==> flow/design.v <==
`timescale 1ns / 1ps
module CordicMachine(
	input clk,
	input [12:0] x_0,
	input [12:0] y_0,
	input [12:0] z_0,
	input [31:0] stage,
	output reg [12:0] x_N,
	output reg [12:0] y_N,
	output reg [12:0] z_N
);
	reg [12:0] arctan [12:0];
	initial begin
	arctan[0] = 13'b0101101000000;
	arctan[1] = 13'b0011010100100;
	arctan[2] = 13'b0001110000010;
	arctan[3] = 13'b0000111001000;
	arctan[4] = 13'b0000011100100;
	arctan[5] = 13'b0000001110010;
	arctan[6] = 13'b0000000111001;
	arctan[7] = 13'b0000000011100;
	arctan[8] = 13'b0000000001110;
	arctan[9] = 13'b0000000000111;
	arctan[10] = 13'b0000000000011;
	arctan[11] = 13'b0000000000001;
	arctan[12] = 13'b0000000000000;
	end
	wire signed [12:0] x_s = x_0;
	wire signed [12:0] y_s = y_0;
	wire [12:0] x_sh = x_s >>> stage;
	wire [12:0] y_sh = y_s >>> stage;
	always @(posedge clk) begin
		if (stage != 10) begin
			x_N <= z_0[12] ? x_0 + y_sh : x_0 - y_sh;
			y_N <= z_0[12] ? y_0 - x_sh : y_0 + x_sh;
			z_N <= z_0[12] ? z_0 + arctan[stage] : z_0 - arctan[stage];
		end
	end
endmodule
`timescale 1ns / 1ps
module Cordic(
	input clk, 
	input [12:0] x_0,
	input [12:0] y_0,
	input [12:0] z_0,
	output [12:0] x_N,
	output [12:0] y_N,
	output [12:0] z_N
);
	wire [12:0] x0, y0, z0;
	wire [12:0] x1, y1, z1;
	wire [12:0] x2, y2, z2;
	wire [12:0] x3, y3, z3;
	wire [12:0] x4, y4, z4;
	wire [12:0] x5, y5, z5;
	wire [12:0] x6, y6, z6;
	wire [12:0] x7, y7, z7;
	wire [12:0] x8, y8, z8;
	wire [12:0] x9, y9, z9;
	CordicMachine C1 (.clk(clk), .x_0(x_0), .y_0(y_0), .z_0(z_0), .stage(0), .x_N(x0), .y_N(y0), .z_N(z0));
	CordicMachine C2 (.clk(clk), .x_0(x0), .y_0(y0), .z_0(z0), .stage(1), .x_N(x1), .y_N(y1), .z_N(z1));
	CordicMachine C3 (.clk(clk), .x_0(x1), .y_0(y1), .z_0(z1), .stage(2), .x_N(x2), .y_N(y2), .z_N(z2));
	CordicMachine C4 (.clk(clk), .x_0(x2), .y_0(y2), .z_0(z2), .stage(3), .x_N(x3), .y_N(y3), .z_N(z3));
	CordicMachine C5 (.clk(clk), .x_0(x3), .y_0(y3), .z_0(z3), .stage(4), .x_N(x4), .y_N(y4), .z_N(z4));
	CordicMachine C6 (.clk(clk), .x_0(x4), .y_0(y4), .z_0(z4), .stage(5), .x_N(x5), .y_N(y5), .z_N(z5));
	CordicMachine C7 (.clk(clk), .x_0(x5), .y_0(y5), .z_0(z5), .stage(6), .x_N(x6), .y_N(y6), .z_N(z6));
	CordicMachine C8 (.clk(clk), .x_0(x6), .y_0(y6), .z_0(z6), .stage(7), .x_N(x7), .y_N(y7), .z_N(z7));
	CordicMachine C9 (.clk(clk), .x_0(x7), .y_0(y7), .z_0(z7), .stage(8), .x_N(x8), .y_N(y8), .z_N(z8));
	CordicMachine C10 (.clk(clk), .x_0(x8), .y_0(y8), .z_0(z8), .stage(9), .x_N(x9), .y_N(y9), .z_N(z9));
	assign x_N = x9;
	assign y_N = y9;
	assign z_N = z9;
endmodule
# From RTL to reports: Cordic
# What the tools print for Cordic, step after step.
# Lines are those of the file above, counted from 1.
inputs:
  top: "Cordic"
  clock: "clk"
  lib: "sky130hd"
  corner: "tt_025C_1v80"

# After elaboration
# Source: Yosys, flattened and elaborated, memories not mapped. Widths are those after wreduce; folded enables and synchronous resets count as part of the registers. Registers that Yosys merges into a memory's read port (data or address) are not register bits. Print and check cells do not count. Equal cells are merged and count once.
# Yosys's memory passes give these memory sizes; they may raise the number of words (mostly to a power of two), join words into wider ones and drop unused or constant bits.
word_totals:
  in_bits: 40
  reg_bits: 390
  mem_bits_ro: 1560
  word_cells: 129
  n_memories: 10
mem_list:
  columns: ["name", "size", "word_bits", "rd", "write_ports", "line", "rtl"]
  rows:
  - ["C1.arctan", 13, 12, 1, 0, 12, "reg [12:0] arctan [12:0];"]
  - ["C10.arctan", 13, 12, 1, 0, 12, null]
  - ["C2.arctan", 13, 12, 1, 0, 12, null]
  - ["C3.arctan", 13, 12, 1, 0, 12, null]
  - ["C4.arctan", 13, 12, 1, 0, 12, null]
  - ["C5.arctan", 13, 12, 1, 0, 12, null]
# Further memories, not shown: 4.
op_classes:
  addsub: 59
  n_mux: 30
ops:
  columns: ["operator", "n"]
  rows:
  - ["subtractor 13 bit", 30]
  - ["two-way mux 13 bit", 30]
  - ["adder 13 bit", 29]

# Depth
# Depth = most cells in a row (Yosys ltp): at word level without a register or memory, in the mapped netlist without a sequential cell, where the memories' decode and read muxes count.
depth:
  word_depth: 2
  abc_area: 1
  mapped_depth: 19

# Synthesis result
# Source: synth_stat.txt of the flow (Yosys; design flattened, memories mapped). It holds for the ABC_AREA given above (unset counts as 0); a run with the other value may have another netlist.
# Totals and module areas in this step are rounded.
synth_totals:
  mapped_cells: 4007
  buf_cells: 33
  yosys_area_um2: 28800
  ffs: 389
  seqArea_um2: 7790
types:
  columns: ["type", "n", "area_total_um2"]
  rows:
  - ["sky130_fd_sc_hd__dfxtp_1", 389, 7.79E+03]
  - ["sky130_fd_sc_hd__ha_1", 376, 4.7E+03]
  - ["sky130_fd_sc_hd__nand2_1", 916, 3.44E+03]
  - ["sky130_fd_sc_hd__xor2_1", 268, 2.35E+03]
  - ["sky130_fd_sc_hd__inv_1", 543, 2.04E+03]
  - ["sky130_fd_sc_hd__nand3_1", 316, 1.58E+03]
  - ["sky130_fd_sc_hd__a21oi_1", 268, 1.34E+03]
  - ["sky130_fd_sc_hd__nor2_1", 305, 1.14E+03]
  - ["sky130_fd_sc_hd__o21ai_0", 189, 945.907]
  - ["sky130_fd_sc_hd__xnor2_1", 87, 761.981]
  - ["sky130_fd_sc_hd__fa_1", 31, 620.595]
  - ["sky130_fd_sc_hd__a31oi_1", 51, 319.056]
  - ["sky130_fd_sc_hd__nand4_1", 51, 319.056]
  - ["sky130_fd_sc_hd__nor3_1", 38, 190.182]
  - ["sky130_fd_sc_hd__a21o_1", 24, 180.173]
  - ["sky130_fd_sc_hd__o21bai_1", 22, 165.158]
  - ["sky130_fd_sc_hd__o21ai_2", 14, 122.618]
  - ["sky130_fd_sc_hd__buf_2", 14, 70.067]
# Other cell types: 25; their cells: 105.

# Timing after synthesis
# Path of least setup slack by OpenSTA after synthesis, without wires, with an ideal clock, recovery checks aside; 20% of the period is set as input and as output delay. Where synthesis merged equal registers, the netlist keeps one of their names.
synth_timing:
  path_type: "reg2reg"
  startpoint: "register C1.x_N[1]"
  endpoint: "register C2.y_N[11]"
  t_arrival_ps: 2130
  t_first_pin_ps: 0
  period_ps: 3200
  path_slack_ps: 999
  stages: 15
  path_delay_ps: 2202
  synth_period_reached_ps: 2201
# "path_delay_ps" is the arrival time less input delay plus setup time.
# "stages": output pins that drive a net of the path, with the launching flip-flop's if there is one; two outputs of one cell count as two.
# "synth_period_reached_ps" = period - worst setup slack (recovery checks aside). The figure is calculated, with input and output delays left at 20% of the set period.
# Between the ends stands the longest chain of elaborated cells between them, by number of cells; it is not shown to be the way that was timed. Of several equally long chains one is given.
# A line is the first line of the expression or statement that the cell stems from. Yosys adds cells for indexed reads and writes and turns some case tables into memories.
synth_between:
  cell_sequence: "sky130_fd_sc_hd__dfxtp_1 sky130_fd_sc_hd__inv_1 sky130_fd_sc_hd__ha_1 sky130_fd_sc_hd__nand3_1 sky130_fd_sc_hd__nor2_1 sky130_fd_sc_hd__nand2_1 sky130_fd_sc_hd__o21ai_0 sky130_fd_sc_hd__xnor2_1 sky130_fd_sc_hd__inv_1 sky130_fd_sc_hd__ha_1 sky130_fd_sc_hd__inv_1 sky130_fd_sc_hd__nor3_1 sky130_fd_sc_hd__nand4_1 sky130_fd_sc_hd__nand3_1 sky130_fd_sc_hd__xor2_1"
  elab_chain_cells: 2
synth_lines:
  columns: ["item", "line", "rtl"]
  rows:
  - ["start: declaration", 8, "output reg [12:0] x_N,"]
  - ["start: assignment", 34, "x_N <= z_0[12] ? x_0 + y_sh : x_0 - y_sh;"]
  - ["adder 13 bit", 35, "y_N <= z_0[12] ? y_0 - x_sh : y_0 + x_sh;"]
  - ["two-way mux 13 bit", 35, null]
  - ["end: assignment", 35, null]
  - ["end: declaration", 9, "output reg [12:0] y_N,"]

# Path in the finished layout
# Path of least setup slack in the final report of flow run 1 (OpenROAD, finished layout, wires in). Where an end is a register, its clock arrival counts in the times.
# The report prints the path's times to 10 ps; the period is as set.
layout_timing:
  path_type: "reg2reg"
  startpoint: "register C4.y_N[5]"
  endpoint: "register C5.x_N[9]"
  t_arrival_ps: 3210
  t_first_pin_ps: 720
  stages: 16
  path_slack_ps: -730
  period_ps: 1850
# Between the ends stands the longest chain of elaborated cells between them, by number of cells; it is not shown to be the way that was timed. Of several equally long chains one is given.
layout_between:
  cell_sequence: "sky130_fd_sc_hd__dfxtp_2 sky130_fd_sc_hd__inv_4 sky130_fd_sc_hd__ha_4 sky130_fd_sc_hd__inv_2 sky130_fd_sc_hd__nor2_4 sky130_fd_sc_hd__nand3_2 sky130_fd_sc_hd__nor2_2 sky130_fd_sc_hd__nor2_1 sky130_fd_sc_hd__xor2_1 sky130_fd_sc_hd__inv_2 sky130_fd_sc_hd__ha_4 sky130_fd_sc_hd__nand2_1 sky130_fd_sc_hd__nor2_1 sky130_fd_sc_hd__nand3_1 sky130_fd_sc_hd__nand3_1 sky130_fd_sc_hd__xor2_1"
  elab_chain_cells: 2
layout_lines:
  columns: ["item", "line", "rtl"]
  rows:
  - ["start: declaration", 9, "output reg [12:0] y_N,"]
  - ["start: assignment", 35, "y_N <= z_0[12] ? y_0 - x_sh : y_0 + x_sh;"]
  - ["subtractor 13 bit", 34, "x_N <= z_0[12] ? x_0 + y_sh : x_0 - y_sh;"]
  - ["two-way mux 13 bit", 34, null]
  - ["end: assignment", 34, null]
  - ["end: declaration", 8, "output reg [12:0] x_N,"]

Flow measurements of Cordic on sky130hd: 4 stored runs with different settings, listed in no order. Input and output delays are each 20% of the period that was set; the output load is 0.01 pF.
"period_less_ws_ps" is the run's clock period less its worst setup slack. It is reckoned from that one timing run; input and output delays stay at 20% of the period that was set.
Values from the reports are rounded here.

--- flow run 1 ---
==> flow/run.sh <==
#!/bin/bash
# the make line also repeats the synthesis and layout settings of config.mk as NAME=value (left out here)
make -C /OpenROAD-flow-scripts/flow DESIGN_CONFIG=/design/flow/config.mk WORK_HOME=/design/flow/orfs CLKGATE_MAP_FILE= finish
==> flow/config.mk <==
export PLATFORM = sky130hd
export DESIGN_NAME = Cordic
export DESIGN_NICKNAME = Cordic
export VERILOG_FILES = /design/flow/design.v
export SDC_FILE = /design/flow/constraint.sdc
export NUM_CORES = 4
export LEC_CHECK = 0
export ABC_AREA = 1
export CAP_MARGIN = 5
export CORE_MARGIN = 5
export CORE_UTILIZATION = 40
export CTS_CLUSTER_DIAMETER = 23
export HOLD_SLACK_MARGIN = 0.16
export SETUP_SLACK_MARGIN = -0.09
export SLEW_MARGIN = 0
==> flow/constraint.sdc <==
create_clock -name core_clock -period 1.85 [get_ports {clk}]
set_input_delay 0.3700 -clock core_clock [delete_from_list [all_inputs] [get_ports {clk}]]
set_output_delay 0.3700 -clock core_clock [all_outputs]
set_load 0.01 [all_outputs]

==> results, as YAML <==
results:
  finalCellArea_um2: 51600
  post_synth_area_um2: 28800
  setup_ws_ps: -732
  hold_worst_slack_ps: 318
  dieArea_um2: 77500
  period_less_ws_ps: 2582

--- flow run 2 ---
==> flow/run.sh <==
#!/bin/bash
# the make line also repeats the synthesis and layout settings of config.mk as NAME=value (left out here)
make -C /OpenROAD-flow-scripts/flow DESIGN_CONFIG=/design/flow/config.mk WORK_HOME=/design/flow/orfs CLKGATE_MAP_FILE= finish
==> flow/config.mk <==
export PLATFORM = sky130hd
export DESIGN_NAME = Cordic
export DESIGN_NICKNAME = Cordic
export VERILOG_FILES = /design/flow/design.v
export SDC_FILE = /design/flow/constraint.sdc
export NUM_CORES = 4
export LEC_CHECK = 0
export ABC_AREA = 1
export CAP_MARGIN = 5
export CORE_MARGIN = 5
export CORE_UTILIZATION = 40
export CTS_CLUSTER_DIAMETER = 23
export GPL_ROUTABILITY_DRIVEN = 0
export HOLD_SLACK_MARGIN = 0.16
export SETUP_SLACK_MARGIN = -0.09
export SLEW_MARGIN = 20
==> flow/constraint.sdc <==
create_clock -name core_clock -period 1.85 [get_ports {clk}]
set_input_delay 0.3700 -clock core_clock [delete_from_list [all_inputs] [get_ports {clk}]]
set_output_delay 0.3700 -clock core_clock [all_outputs]
set_load 0.01 [all_outputs]

==> results, as YAML <==
results:
  finalCellArea_um2: 50400
  post_synth_area_um2: 28800
  setup_ws_ps: -630
  hold_worst_slack_ps: 321
  dieArea_um2: 77500
  period_less_ws_ps: 2480

--- flow run 3 ---
==> flow/run.sh <==
#!/bin/bash
# the make line also repeats the synthesis and layout settings of config.mk as NAME=value (left out here)
make -C /OpenROAD-flow-scripts/flow DESIGN_CONFIG=/design/flow/config.mk WORK_HOME=/design/flow/orfs CLKGATE_MAP_FILE= finish
==> flow/config.mk <==
export PLATFORM = sky130hd
export DESIGN_NAME = Cordic
export DESIGN_NICKNAME = Cordic
export VERILOG_FILES = /design/flow/design.v
export SDC_FILE = /design/flow/constraint.sdc
export NUM_CORES = 4
export LEC_CHECK = 0
export CAP_MARGIN = 20
export CORE_MARGIN = 7
export CORE_UTILIZATION = 40
export CTS_CLUSTER_DIAMETER = 230
export SLEW_MARGIN = 0
==> flow/constraint.sdc <==
create_clock -name core_clock -period 3.2 [get_ports {clk}]
set_input_delay 0.6400 -clock core_clock [delete_from_list [all_inputs] [get_ports {clk}]]
set_output_delay 0.6400 -clock core_clock [all_outputs]
set_load 0.01 [all_outputs]

==> results, as YAML <==
results:
  finalCellArea_um2: 29700
  post_synth_area_um2: 25900
  setup_ws_ps: 119
  hold_worst_slack_ps: 325
  dieArea_um2: 72000
  period_less_ws_ps: 3081

--- flow run 4 ---
==> flow/run.sh <==
#!/bin/bash
# the make line also repeats the synthesis and layout settings of config.mk as NAME=value (left out here)
make -C /OpenROAD-flow-scripts/flow DESIGN_CONFIG=/design/flow/config.mk WORK_HOME=/design/flow/orfs CLKGATE_MAP_FILE= finish
==> flow/config.mk <==
export PLATFORM = sky130hd
export DESIGN_NAME = Cordic
export DESIGN_NICKNAME = Cordic
export VERILOG_FILES = /design/flow/design.v
export SDC_FILE = /design/flow/constraint.sdc
export NUM_CORES = 4
export LEC_CHECK = 0
export ABC_AREA = 0
export CAP_MARGIN = 5
export CELL_PAD_IN_SITES_GLOBAL_PLACEMENT = 1
export CORE_MARGIN = 5
export CORE_UTILIZATION = 40
export CTS_CLUSTER_DIAMETER = 250
export GPL_ROUTABILITY_DRIVEN = 0
export HOLD_SLACK_MARGIN = 0.16
export SETUP_SLACK_MARGIN = -0.09
export SLEW_MARGIN = 20
==> flow/constraint.sdc <==
create_clock -name core_clock -period 1.85 [get_ports {clk}]
set_input_delay 0.3700 -clock core_clock [delete_from_list [all_inputs] [get_ports {clk}]]
set_output_delay 0.3700 -clock core_clock [all_outputs]
set_load 0.01 [all_outputs]

==> results, as YAML <==
results:
  finalCellArea_um2: 42500
  post_synth_area_um2: 25900
  setup_ws_ps: -820
  hold_worst_slack_ps: 236
  dieArea_um2: 69900
  period_less_ws_ps: 2670
